==> flow/design.v <==
module calc_mvd_cost (
    input                       ap_clk,
    input                       ap_rst,
    input                       ap_start,
    input                       ap_ce,
    output logic                ap_done,
    output logic                ap_ready,
    output logic                ap_idle,
    input        [31:0]         x,
    input        [31:0]         y,
    input        [31:0]         mv_shift,
    input        [15:0]         mv_cand_0,
    input        [15:0]         mv_cand_1,
    input        [15:0]         mv_cand_2,
    input        [15:0]         mv_cand_3,
    output logic [63:0]         bitcost,
    output logic                bitcost_ap_vld,
    input        [63:0]         lambda_sqrt_integer_int64,
    input        [63:0]         lambda_sqrt_decimal_int64,
    output logic [63:0]         mvd_cost_int64,
    output logic                mvd_cost_int64_ap_vld
);
    localparam LAMBDA_DECIMAL_SHIFT_BITS = 14;
    localparam CTX_FRAC_BITS = 15;
    logic [31:0] x_shifted, y_shifted;
    logic [63:0] lambda_sqrt_integer_reg, lambda_sqrt_decimal_reg;
    logic [63:0] lambda_sqrt_integer_s2, lambda_sqrt_decimal_s2;
    logic [63:0] lambda_sqrt_integer_s3, lambda_sqrt_decimal_s3;
    logic [15:0] mv_cand_reg[4];
    logic [3:0] pipeline_valid;
    logic same_cand;
    logic [63:0] cand1_cost, cand2_cost;
    logic [63:0] selected_cost;
    logic [63:0] bitcost_s3;
    logic [63:0] cost_mult_lambda_int;
    logic [63:0] cost_mult_lambda_dec;
    logic ap_idle_r;
    logic ap_done_r;
    always_ff @(posedge ap_clk or posedge ap_rst) begin
        if (ap_rst) begin
            ap_idle_r <= 1'b1;
            ap_done_r <= 1'b0;
            x_shifted <= 32'b0;
            y_shifted <= 32'b0;
            lambda_sqrt_integer_reg <= 64'b0;
            lambda_sqrt_decimal_reg <= 64'b0;
            mv_cand_reg[0] <= 16'b0;
            mv_cand_reg[1] <= 16'b0;
            mv_cand_reg[2] <= 16'b0;
            mv_cand_reg[3] <= 16'b0;
            pipeline_valid[0] <= 1'b0;
            same_cand <= 1'b0;
            cand1_cost <= 64'b0;
            cand2_cost <= 64'b0;
            lambda_sqrt_integer_s2 <= 64'b0;
            lambda_sqrt_decimal_s2 <= 64'b0;
            pipeline_valid[1] <= 1'b0;
            selected_cost <= 0;
            lambda_sqrt_integer_s3 <= 64'b0;
            lambda_sqrt_decimal_s3 <= 64'b0;
            pipeline_valid[2] <= 1'b0;
            bitcost_s3 <= 64'b0;
            cost_mult_lambda_int <= 64'b0;
            cost_mult_lambda_dec <= 64'b0;
            pipeline_valid[3] <= 1'b0;
            bitcost <= 64'b0;
            bitcost_ap_vld <= 1'b0;
            mvd_cost_int64 <= 64'b0;
            mvd_cost_int64_ap_vld <= 1'b0;
        end
        else if (ap_ce) begin
            ap_idle_r <= ap_idle;
            ap_done_r <= ap_done;
            if (ap_start) begin
                x_shifted <= x << mv_shift;
                y_shifted <= y << mv_shift;
                lambda_sqrt_integer_reg <= lambda_sqrt_integer_int64;
                lambda_sqrt_decimal_reg <= lambda_sqrt_decimal_int64;
                mv_cand_reg[0] <= mv_cand_0;
                mv_cand_reg[1] <= mv_cand_1;
                mv_cand_reg[2] <= mv_cand_2;
                mv_cand_reg[3] <= mv_cand_3;
                pipeline_valid[0] <= 1'b1;
            end
            else begin
                pipeline_valid[0] <= 1'b0;
            end
            pipeline_valid[1] <= pipeline_valid[0];
            lambda_sqrt_integer_s2 <= lambda_sqrt_integer_reg;
            lambda_sqrt_decimal_s2 <= lambda_sqrt_decimal_reg;
                same_cand <= (mv_cand_reg[0] == mv_cand_reg[2]) && (mv_cand_reg[1] == mv_cand_reg[3]);
                cand1_cost <= get_mvd_coding_cost(
                    $signed(x_shifted) - $signed(mv_cand_reg[0]),
                    $signed(y_shifted) - $signed(mv_cand_reg[1])
                );
                cand2_cost <= get_mvd_coding_cost(
                    $signed(x_shifted) - $signed(mv_cand_reg[2]),
                    $signed(y_shifted) - $signed(mv_cand_reg[3])
                );
            pipeline_valid[2] <= pipeline_valid[1];
            lambda_sqrt_integer_s3 <= lambda_sqrt_integer_s2;
            lambda_sqrt_decimal_s3 <= lambda_sqrt_decimal_s2;
                if (same_cand) begin
                    selected_cost <= cand1_cost;
                end
                else begin
                    selected_cost <= (cand2_cost < cand1_cost) ? cand2_cost : cand1_cost;
                end
            pipeline_valid[3] <= pipeline_valid[2];
                bitcost_s3 <= selected_cost;
                cost_mult_lambda_int <= selected_cost * lambda_sqrt_integer_s3;
                cost_mult_lambda_dec <= selected_cost * lambda_sqrt_decimal_s3;
            bitcost_ap_vld <= pipeline_valid[3];
            mvd_cost_int64_ap_vld <= pipeline_valid[3];
                bitcost <= bitcost_s3;
                mvd_cost_int64 <= cost_mult_lambda_int + (cost_mult_lambda_dec >> LAMBDA_DECIMAL_SHIFT_BITS);
        end
    end
    assign ap_ready = 1'b1;
    assign ap_done  = mvd_cost_int64_ap_vld;
    always_comb begin
        ap_idle = ap_idle_r;
        if (ap_start && ap_ce) begin
            ap_idle = 0;
        end
        else if (ap_done_r && ap_ce) begin
            ap_idle = 1;
        end
    end
    function automatic logic [63:0] get_mvd_coding_cost(input logic signed [31:0] mvd_hor, input logic signed [31:0] mvd_ver);
        logic [63:0] bitcost_temp;
        logic [63:0] x_abs, y_abs;
        logic [63:0] Q;
        logic [63:0] a, b;
        bitcost_temp = 64'd4 << CTX_FRAC_BITS;
        x_abs = (mvd_hor < 0) ? -mvd_hor : mvd_hor;
        y_abs = (mvd_ver < 0) ? -mvd_ver : mvd_ver;
        Q = 64'd1 << CTX_FRAC_BITS;
        bitcost_temp += (x_abs == 1) ? Q : 64'b0;
        bitcost_temp += (y_abs == 1) ? Q : 64'b0;
        a = get_ep_ex_golomb_bitcost_withpow(x_abs);
        b = get_ep_ex_golomb_bitcost_withpow(y_abs);
        get_mvd_coding_cost = ((a + b + bitcost_temp) >> CTX_FRAC_BITS) << 34;
    endfunction
    function automatic logic [63:0] get_ep_ex_golomb_bitcost_withpow(input logic [63:0] symbol);
        if (symbol >= 32768)
            get_ep_ex_golomb_bitcost_withpow = 64'd983040;
        else if (symbol >= 16384)
            get_ep_ex_golomb_bitcost_withpow = 64'd917504;
        else if (symbol >= 8192)
            get_ep_ex_golomb_bitcost_withpow = 64'd851968;
        else if (symbol >= 4096)
            get_ep_ex_golomb_bitcost_withpow = 64'd786432;
        else if (symbol >= 2048)
            get_ep_ex_golomb_bitcost_withpow = 64'd720896;
        else if (symbol >= 1024)
            get_ep_ex_golomb_bitcost_withpow = 64'd655360;
        else if (symbol >= 512)
            get_ep_ex_golomb_bitcost_withpow = 64'd589824;
        else if (symbol >= 256)
            get_ep_ex_golomb_bitcost_withpow = 64'd524288;
        else if (symbol >= 128)
            get_ep_ex_golomb_bitcost_withpow = 64'd458752;
        else if (symbol >= 64)
            get_ep_ex_golomb_bitcost_withpow = 64'd393216;
        else if (symbol >= 32)
            get_ep_ex_golomb_bitcost_withpow = 64'd327680;
        else if (symbol >= 16)
            get_ep_ex_golomb_bitcost_withpow = 64'd262144;
        else if (symbol >= 8)
            get_ep_ex_golomb_bitcost_withpow = 64'd196608;
        else if (symbol >= 4)
            get_ep_ex_golomb_bitcost_withpow = 64'd131072;
        else if (symbol >= 2)
            get_ep_ex_golomb_bitcost_withpow = 64'd65536;
        else
            get_ep_ex_golomb_bitcost_withpow = 64'd0;
    endfunction
endmodule
# From RTL to reports: calc_mvd_cost
# Module calc_mvd_cost before and after one edit of its RTL, step after step.
# Lines under "before" count in the file above, lines under "after" in the edited file.
# "delta" is "after" less "before", of the values as shown; "rel_change_pct" is that difference over "before", in percent.
# Cell names lack the library's common part.
# The mark n/a stands for no value.
[setup] design="calc_mvd_cost" clock="ap_clk" lib="sky130hd" corner="tt_025C_1v80"

# Diff
# Unified diff, file above to edited file.
# The edited RTL no longer does the same as the RTL above: the edit was made by script, with no optimisation intended.
# begin of diff
@@ -110,5 +110,5 @@
                 bitcost_s3 <= selected_cost;
                 cost_mult_lambda_int <= selected_cost * lambda_sqrt_integer_s3;
-                cost_mult_lambda_dec <= selected_cost * lambda_sqrt_decimal_s3;
+                cost_mult_lambda_dec <= selected_cost & lambda_sqrt_decimal_s3;
             bitcost_ap_vld <= pipeline_valid[3];
             mvd_cost_int64_ap_vld <= pipeline_valid[3];
# end of diff

# Elaborated design
# Yosys after proc, flatten, opt, wreduce and memory -nomap, before mapping. Enables and synchronous resets that opt folds into registers are not counted as muxes. Print and check cells are not counted. Equal cells are merged and count once.
[op_classes] element="n_addsub" before=17 after=17 delta=0 rel_change_pct=0.00
[op_classes] element="multipliers" before=2 after=1 delta=-1 rel_change_pct=-50.00
[op_classes] element="n_div" before=0 after=0 delta=0
[op_classes] element="cmp" before=65 after=65 delta=0 rel_change_pct=0.00
[op_classes] element="equal" before=6 after=6 delta=0 rel_change_pct=0.00
[op_classes] element="n_shift" before=2 after=2 delta=0 rel_change_pct=0.00
[op_classes] element="n_mux" before=77 after=77 delta=0 rel_change_pct=0.00
[op_classes] element="logic" before=0 after=1 delta=1
[op_classes] element="reduce_logical" before=4 after=4 delta=0 rel_change_pct=0.00
[ops] op="64-bit by 64-bit multiplier with 64-bit output" before=2 after=1 delta=-1 rel_change_pct=-50.00
[ops] op="64-bit AND" before=0 after=1 delta=1
[ops] op="20-bit two-way mux" before=32 after=32 delta=0 rel_change_pct=0.00
[ops] op="19-bit two-way mux" before=16 after=16 delta=0 rel_change_pct=0.00
[ops] op="18-bit two-way mux" before=8 after=8 delta=0 rel_change_pct=0.00
[ops] op="64-bit two-way mux" before=6 after=6 delta=0 rel_change_pct=0.00
[ops] op="64-bit by 1-bit == test with 1-bit output (second input constant)" before=4 after=4 delta=0 rel_change_pct=0.00
[ops] op="64-bit by 10-bit greater-or-equal comparator with 1-bit output (second input constant)" before=4 after=4 delta=0 rel_change_pct=0.00
[ops] op="64-bit by 11-bit greater-or-equal comparator with 1-bit output (second input constant)" before=4 after=4 delta=0 rel_change_pct=0.00
[ops] op="64-bit by 12-bit greater-or-equal comparator with 1-bit output (second input constant)" before=4 after=4 delta=0 rel_change_pct=0.00
[ops] op="64-bit by 13-bit greater-or-equal comparator with 1-bit output (second input constant)" before=4 after=4 delta=0 rel_change_pct=0.00
[ops] op="64-bit by 14-bit greater-or-equal comparator with 1-bit output (second input constant)" before=4 after=4 delta=0 rel_change_pct=0.00
[ops] op="64-bit by 15-bit greater-or-equal comparator with 1-bit output (second input constant)" before=4 after=4 delta=0 rel_change_pct=0.00
[ops] op="64-bit by 16-bit greater-or-equal comparator with 1-bit output (second input constant)" before=4 after=4 delta=0 rel_change_pct=0.00
[ops] op="64-bit by 2-bit greater-or-equal comparator with 1-bit output (second input constant)" before=4 after=4 delta=0 rel_change_pct=0.00
[ops] op="64-bit by 3-bit greater-or-equal comparator with 1-bit output (second input constant)" before=4 after=4 delta=0 rel_change_pct=0.00
[ops] op="64-bit by 4-bit greater-or-equal comparator with 1-bit output (second input constant)" before=4 after=4 delta=0 rel_change_pct=0.00
[ops] op="64-bit by 5-bit greater-or-equal comparator with 1-bit output (second input constant)" before=4 after=4 delta=0 rel_change_pct=0.00
[ops] op="64-bit by 6-bit greater-or-equal comparator with 1-bit output (second input constant)" before=4 after=4 delta=0 rel_change_pct=0.00
[ops] op="64-bit by 7-bit greater-or-equal comparator with 1-bit output (second input constant)" before=4 after=4 delta=0 rel_change_pct=0.00
[ops] op="64-bit by 8-bit greater-or-equal comparator with 1-bit output (second input constant)" before=4 after=4 delta=0 rel_change_pct=0.00
[ops] op="64-bit by 9-bit greater-or-equal comparator with 1-bit output (second input constant)" before=4 after=4 delta=0 rel_change_pct=0.00
[ops] op="32-bit by 1-bit < comparator with 1-bit output (second input constant)" before=4 after=4 delta=0 rel_change_pct=0.00
[ops] op="16-bit two-way mux" before=4 after=4 delta=0 rel_change_pct=0.00
[ops] op="17-bit two-way mux" before=4 after=4 delta=0 rel_change_pct=0.00
[ops] op="45-bit two-way mux" before=4 after=4 delta=0 rel_change_pct=0.00
[ops] op="32-bit negator with 64-bit output" before=4 after=4 delta=0 rel_change_pct=0.00
[ops] op="32-bit by 16-bit subtractor with 32-bit output" before=4 after=4 delta=0 rel_change_pct=0.00
# The list need not be complete.
[word_totals] element="register_bits" before=964 after=964 delta=0 rel_change_pct=0.00
[word_totals] element="latch_bits" before=0 after=0 delta=0
[word_totals] element="ram_bits" before=0 after=0 delta=0
[word_totals] element="rom_bits" before=0 after=0 delta=0
[word_totals] element="clocked_rd_ports_x_width" before=0 after=0 delta=0
[word_totals] element="memories" before=0 after=0 delta=0
[word_totals] element="input_bits" before=292 after=292 delta=0 rel_change_pct=0.00
[word_totals] element="out_inout_bits" before=133 after=133 delta=0 rel_change_pct=0.00
[word_totals] element="wordCells" before=201 after=201 delta=0 rel_change_pct=0.00

# Longest topological paths
# Longest topological path by Yosys (ltp), each cell counted once; first at word level (registers and memories cut), then after technology mapping (sequential cells cut; the memories' decode and read muxes count).
[logic_depth] element="depth_word" before=22 after=22 delta=0 rel_change_pct=0.00
[logic_depth] element="ABC_AREA" before="0" after="0"
[logic_depth] element="mapped_depth" before=33 after=31 delta=-2 rel_change_pct=-6.06
[logic_depth] element="depth_no_buf" before=31 after=29 delta=-2 rel_change_pct=-6.45

# After synthesis
# Source: synth_stat.txt of the flow (Yosys; design flattened, memories mapped). It holds for the ABC_AREA given above (unset counts as 0); a run with the other value may have another netlist.
[synth_totals] element="cell_count" before=5545 after=4228 delta=-1317 rel_change_pct=-23.75
[synth_totals] element="yosys_area_um2" before=50571.0 after=38017.7 delta=-12553.3 rel_change_pct=-24.82
[synth_totals] element="seq_area_um2" before=11387.2 after=8909.8 delta=-2477.4 rel_change_pct=-21.76
[synth_totals] element="flip_flops" before=455 after=356 delta=-99 rel_change_pct=-21.76
[synth_totals] element="buffers" before=293 after=258 delta=-35 rel_change_pct=-11.95
[types] type="ha_1" before=619 after=380 delta=-239 rel_change_pct=-38.61
[types] type="inv_1" before=599 after=373 delta=-226 rel_change_pct=-37.73
[types] type="nand2_1" before=458 after=336 delta=-122 rel_change_pct=-26.64
[types] type="fa_1" before=235 after=120 delta=-115 rel_change_pct=-48.94
[types] type="dfrtp_1" before=454 after=355 delta=-99 rel_change_pct=-21.81
[types] type="and2_1" before=196 after=111 delta=-85 rel_change_pct=-43.37
[types] type="mux2_2" before=355 after=278 delta=-77 rel_change_pct=-21.69
[types] type="xnor2_1" before=189 after=131 delta=-58 rel_change_pct=-30.69
[types] type="o21ai_0" before=208 after=157 delta=-51 rel_change_pct=-24.52
[types] type="a21oi_1" before=274 after=226 delta=-48 rel_change_pct=-17.52
[types] type="clkbuf_1" before=194 after=148 delta=-46 rel_change_pct=-23.71
[types] type="nor2_1" before=242 after=215 delta=-27 rel_change_pct=-11.16
[types] type="or2_2" before=34 after=11 delta=-23 rel_change_pct=-67.65
[types] type="nand2b_1" before=43 after=24 delta=-19 rel_change_pct=-44.19
[types] type="o31ai_1" before=38 after=22 delta=-16 rel_change_pct=-42.11
[types] type="nor3_1" before=105 after=91 delta=-14 rel_change_pct=-13.33
[types] type="a211oi_1" before=97 after=83 delta=-14 rel_change_pct=-14.43
[types] type="nor2b_1" before=100 after=87 delta=-13 rel_change_pct=-13.00
# The list need not be complete.

# Path before layout
# Path of least setup slack by OpenSTA after synthesis, without wires, with an ideal clock, recovery checks aside; 20% of the period is set as input and as output delay. Where synthesis merged equal registers, the netlist keeps one of their names.
[synth_timing] element="kind" before="flip-flop to flip-flop" after="flip-flop to flip-flop"
[synth_timing] element="start" before="reg (name not given)" after="reg (name not given)"
[synth_timing] element="end" before="reg (name not given)" after="reg (name not given)"
[synth_timing] element="tclk_ps" before=9000 after=9000 delta=0 rel_change_pct=0.00
[synth_timing] element="setup_ps" before=137 after=125 delta=-12
[synth_timing] element="launch_ps" before=0 after=0 delta=0
[synth_timing] element="t_arrival_ps" before=7310 after=7197 delta=-113 rel_change_pct=-1.55
[synth_timing] element="t_required_ps" before=8863 after=8875 delta=12 rel_change_pct=0.14
[synth_timing] element="slack_ps" before=1553 after=1679 delta=126
[synth_timing] element="delay_ps" before=7447 after=7322 delta=-125 rel_change_pct=-1.68
[synth_timing] element="stages" before=30 after=30 delta=0 rel_change_pct=0.00
[synth_timing] element="n_path_buf" before=2 after=2 delta=0 rel_change_pct=0.00
[synth_timing] element="synth_period_reached_ps" before=7447 after=7321 delta=-126 rel_change_pct=-1.69
# "delay_ps" = arrival - input delay + setup time.
# "stages" counts driving pins, that of a launching flip-flop among them; a cell with two outputs on the path counts twice.
# "synth_period_reached_ps" is the clock period less the worst setup slack; recovery checks do not enter. This is arithmetic on one report: input and output delays are still those of the set period (20% each).
# The rows between start and end are the longest chain of elaborated cells between them; the timing report does not say that the signal goes this way. Where chains are equally long, one stands for them.
# A line is the first line of the expression or statement that the cell stems from. Yosys adds cells for indexed reads and writes and turns some case tables into memories.
[synth_between_before] path_cell_list="dfrtp_1 > clkbuf_1 > clkbuf_1 > nand2_1 > fa_1 > inv_1 > fa_1 > fa_1 > ha_1 > ha_1 > inv_1 > fa_1 > inv_1 > ha_1 > ha_1 > ha_1 > ha_1 > ha_1 > and3_1 > a221o_1 > nor4_1 > or3_1 > a31oi_1 > a41oi_1 > a21oi_1 > a211oi_1 > o21bai_1 > a21oi_1 > xnor2_1 > a21oi_1" elab_chain_len=1 cone_cells=1 cone_lines=1 cone_classes="mul: 1"
[synth_lines_before] element="start: declaration" line_no=33
[synth_lines_before] element="start: assignment" line_no=104
[synth_lines_before] element="start: assignment" line_no=107
[synth_lines_before] element="64-bit by 64-bit multiplier with 64-bit output" line_no=112
[synth_lines_before] element="end: assignment" line_no=64
[synth_lines_before] element="end: assignment" line_no=112
[synth_lines_before] element="end: declaration" line_no=36
[synth_between_after] path_cell_list="dfrtp_1 > clkbuf_1 > clkbuf_1 > nand2_1 > fa_1 > inv_1 > fa_1 > fa_1 > ha_1 > ha_1 > inv_1 > fa_1 > inv_1 > ha_1 > ha_1 > inv_1 > fa_1 > inv_1 > ha_1 > ha_1 > and3_1 > a2111o_1 > nand2_1 > o21ai_0 > o41a_1 > a21oi_1 > nor2_1 > a211oi_1 > xnor2_1 > mux2_2" elab_chain_len=1 cone_cells=1 cone_lines=1 cone_classes="mul: 1"
[synth_lines_after] element="start: declaration" line_no=33
[synth_lines_after] element="start: assignment" line_no=104
[synth_lines_after] element="start: assignment" line_no=107
[synth_lines_after] element="64-bit by 64-bit multiplier with 64-bit output" line_no=111
[synth_lines_after] element="end: assignment" line_no=63
[synth_lines_after] element="end: assignment" line_no=111
[synth_lines_after] element="end: declaration" line_no=35

# Worst path after layout
# From the final timing report of each run of pair 1: the path of least setup slack in the routed layout; clock arrival at registers is part of the times.
# The path's times are printed in steps of 10 ps; the period is the one set.
[layout_timing] element="kind" before="flip-flop to flip-flop" after="flip-flop to flip-flop"
[layout_timing] element="start" before="reg (name not given)" after="reg (name not given)"
[layout_timing] element="end" before="reg (name not given)" after="reg (name not given)"
[layout_timing] element="tclk_ps" before=9000 after=9000 delta=0 rel_change_pct=0.00
[layout_timing] element="setup_ps" before=110 after=110 delta=0
[layout_timing] element="launch_ps" before=660 after=620 delta=-40 rel_change_pct=-6.06
[layout_timing] element="t_arrival_ps" before=8530 after=8310 delta=-220 rel_change_pct=-2.58
[layout_timing] element="t_required_ps" before=9540 after=9480 delta=-60 rel_change_pct=-0.63
[layout_timing] element="slack_ps" before=1010 after=1170 delta=160
[layout_timing] element="stages" before=31 after=27 delta=-4 rel_change_pct=-12.90
[layout_timing] element="n_path_buf" before=2 after=1 delta=-1 rel_change_pct=-50.00
# The rows between start and end are the longest chain of elaborated cells between them; the timing report does not say that the signal goes this way. Where chains are equally long, one stands for them.
[layout_between_before] path_cell_list="dfrtp_2 > buf_4 > buf_4 > nand2_1 > fa_1 > inv_1 > fa_1 > fa_1 > ha_1 > ha_1 > ha_1 > ha_1 > ha_1 > inv_1 > fa_1 > inv_1 > ha_1 > ha_1 > o21ai_0 > nand2b_1 > a21oi_1 > a211oi_1 > nor2_1 > a21oi_1 > a211oi_1 > o31ai_1 > o21ai_0 > nand2b_1 > a21oi_1 > xnor2_1 > mux2_2" elab_chain_len=1 cone_cells=1 cone_lines=1 cone_classes="mul: 1"
[layout_lines_before] element="start: declaration" line_no=33
[layout_lines_before] element="start: assignment" line_no=104
[layout_lines_before] element="start: assignment" line_no=107
[layout_lines_before] element="64-bit by 64-bit multiplier with 64-bit output" line_no=111
[layout_lines_before] element="end: assignment" line_no=63
[layout_lines_before] element="end: assignment" line_no=111
[layout_lines_before] element="end: declaration" line_no=35
[layout_between_after] path_cell_list="dfrtp_1 > buf_4 > nand2_1 > fa_1 > inv_1 > fa_1 > fa_1 > ha_1 > ha_1 > ha_1 > ha_1 > ha_1 > inv_1 > fa_1 > inv_1 > ha_1 > ha_1 > and3_1 > a2111o_1 > nand2_1 > o21ai_0 > o41a_1 > a21oi_1 > nor2_1 > a211oi_1 > xnor2_1 > mux2_2" elab_chain_len=1 cone_cells=1 cone_lines=1 cone_classes="mul: 1"
[layout_lines_after] element="start: declaration" line_no=33
[layout_lines_after] element="start: assignment" line_no=104
[layout_lines_after] element="start: assignment" line_no=107
[layout_lines_after] element="64-bit by 64-bit multiplier with 64-bit output" line_no=111
[layout_lines_after] element="end: assignment" line_no=63
[layout_lines_after] element="end: assignment" line_no=111
[layout_lines_after] element="end: declaration" line_no=35

# Layout results
# Both versions went through the flow (Yosys, OpenROAD) with the same settings in each pair. Constraints: input delay and output delay 20% of the set period each, output load 0.01 pF.
[flow_settings_pair_1] period_ns=9.0 CAP_MARGIN=20 CORE_MARGIN=2 CORE_UTILIZATION=40 SLEW_MARGIN=20
[measured_pair_1] element="yosys.chip_area_um2" before=50571.0 after=38017.7 delta=-12553.3 rel_change_pct=-24.82
[measured_pair_1] element="die_footprint_um2" before=129287.0 after=97525.0 delta=-31762.0 rel_change_pct=-24.57
[measured_pair_1] element="layout_stdcell_area_um2" before=56555.5 after=42903.6 delta=-13651.9 rel_change_pct=-24.14
[measured_pair_1] element="finalUtil_frac" before=0.45 after=0.454 delta=0.004
[measured_pair_1] element="worstSetupSlack_ps" before=1012 after=1170 delta=158
[measured_pair_1] element="total_negative_slack_ps" before=0 after=0 delta=0
[measured_pair_1] element="hold_ws_ps" before=492 after=474 delta=-18
[measured_pair_1] element="final_power_mw" before=17.029 after=10.748 delta=-6.281 rel_change_pct=-36.88
[measured_pair_1] element="achieved_period_ps" before=7988 after=7830 delta=-158 rel_change_pct=-1.98
[flow_settings_pair_2] CAP_MARGIN=0 CELL_PAD_IN_SITES_DETAIL_PLACEMENT=2 CORE_UTILIZATION=32 CTS_CLUSTER_SIZE=12 GPL_ROUTABILITY_DRIVEN=0 PLACE_DENSITY_LB_ADDON=0.06 period_ns=10.0 CORE_MARGIN=2 SLEW_MARGIN=20
[measured_pair_2] element="yosys.chip_area_um2" before=50571.0 after=38017.7 delta=-12553.3 rel_change_pct=-24.82
[measured_pair_2] element="die_footprint_um2" before=161230.0 after=121578.0 delta=-39652.0 rel_change_pct=-24.59
[measured_pair_2] element="layout_stdcell_area_um2" before=57193.6 after=43519.2 delta=-13674.4 rel_change_pct=-23.91
[measured_pair_2] element="finalUtil_frac" before=0.365 after=0.369 delta=0.004
[measured_pair_2] element="worstSetupSlack_ps" before=1464 after=1639 delta=175
[measured_pair_2] element="total_negative_slack_ps" before=0 after=0 delta=0
[measured_pair_2] element="hold_ws_ps" before=496 after=482 delta=-14
[measured_pair_2] element="final_power_mw" before=15.916 after=10.317 delta=-5.599 rel_change_pct=-35.18
[measured_pair_2] element="achieved_period_ps" before=8536 after=8361 delta=-175 rel_change_pct=-2.05
# "achieved_period_ps" = clock period - worst setup slack. The figure is calculated, with input and output delays left at 20% of the set period.
# "final_power_mw" is the tool's figure for a default switching activity; nothing was simulated.
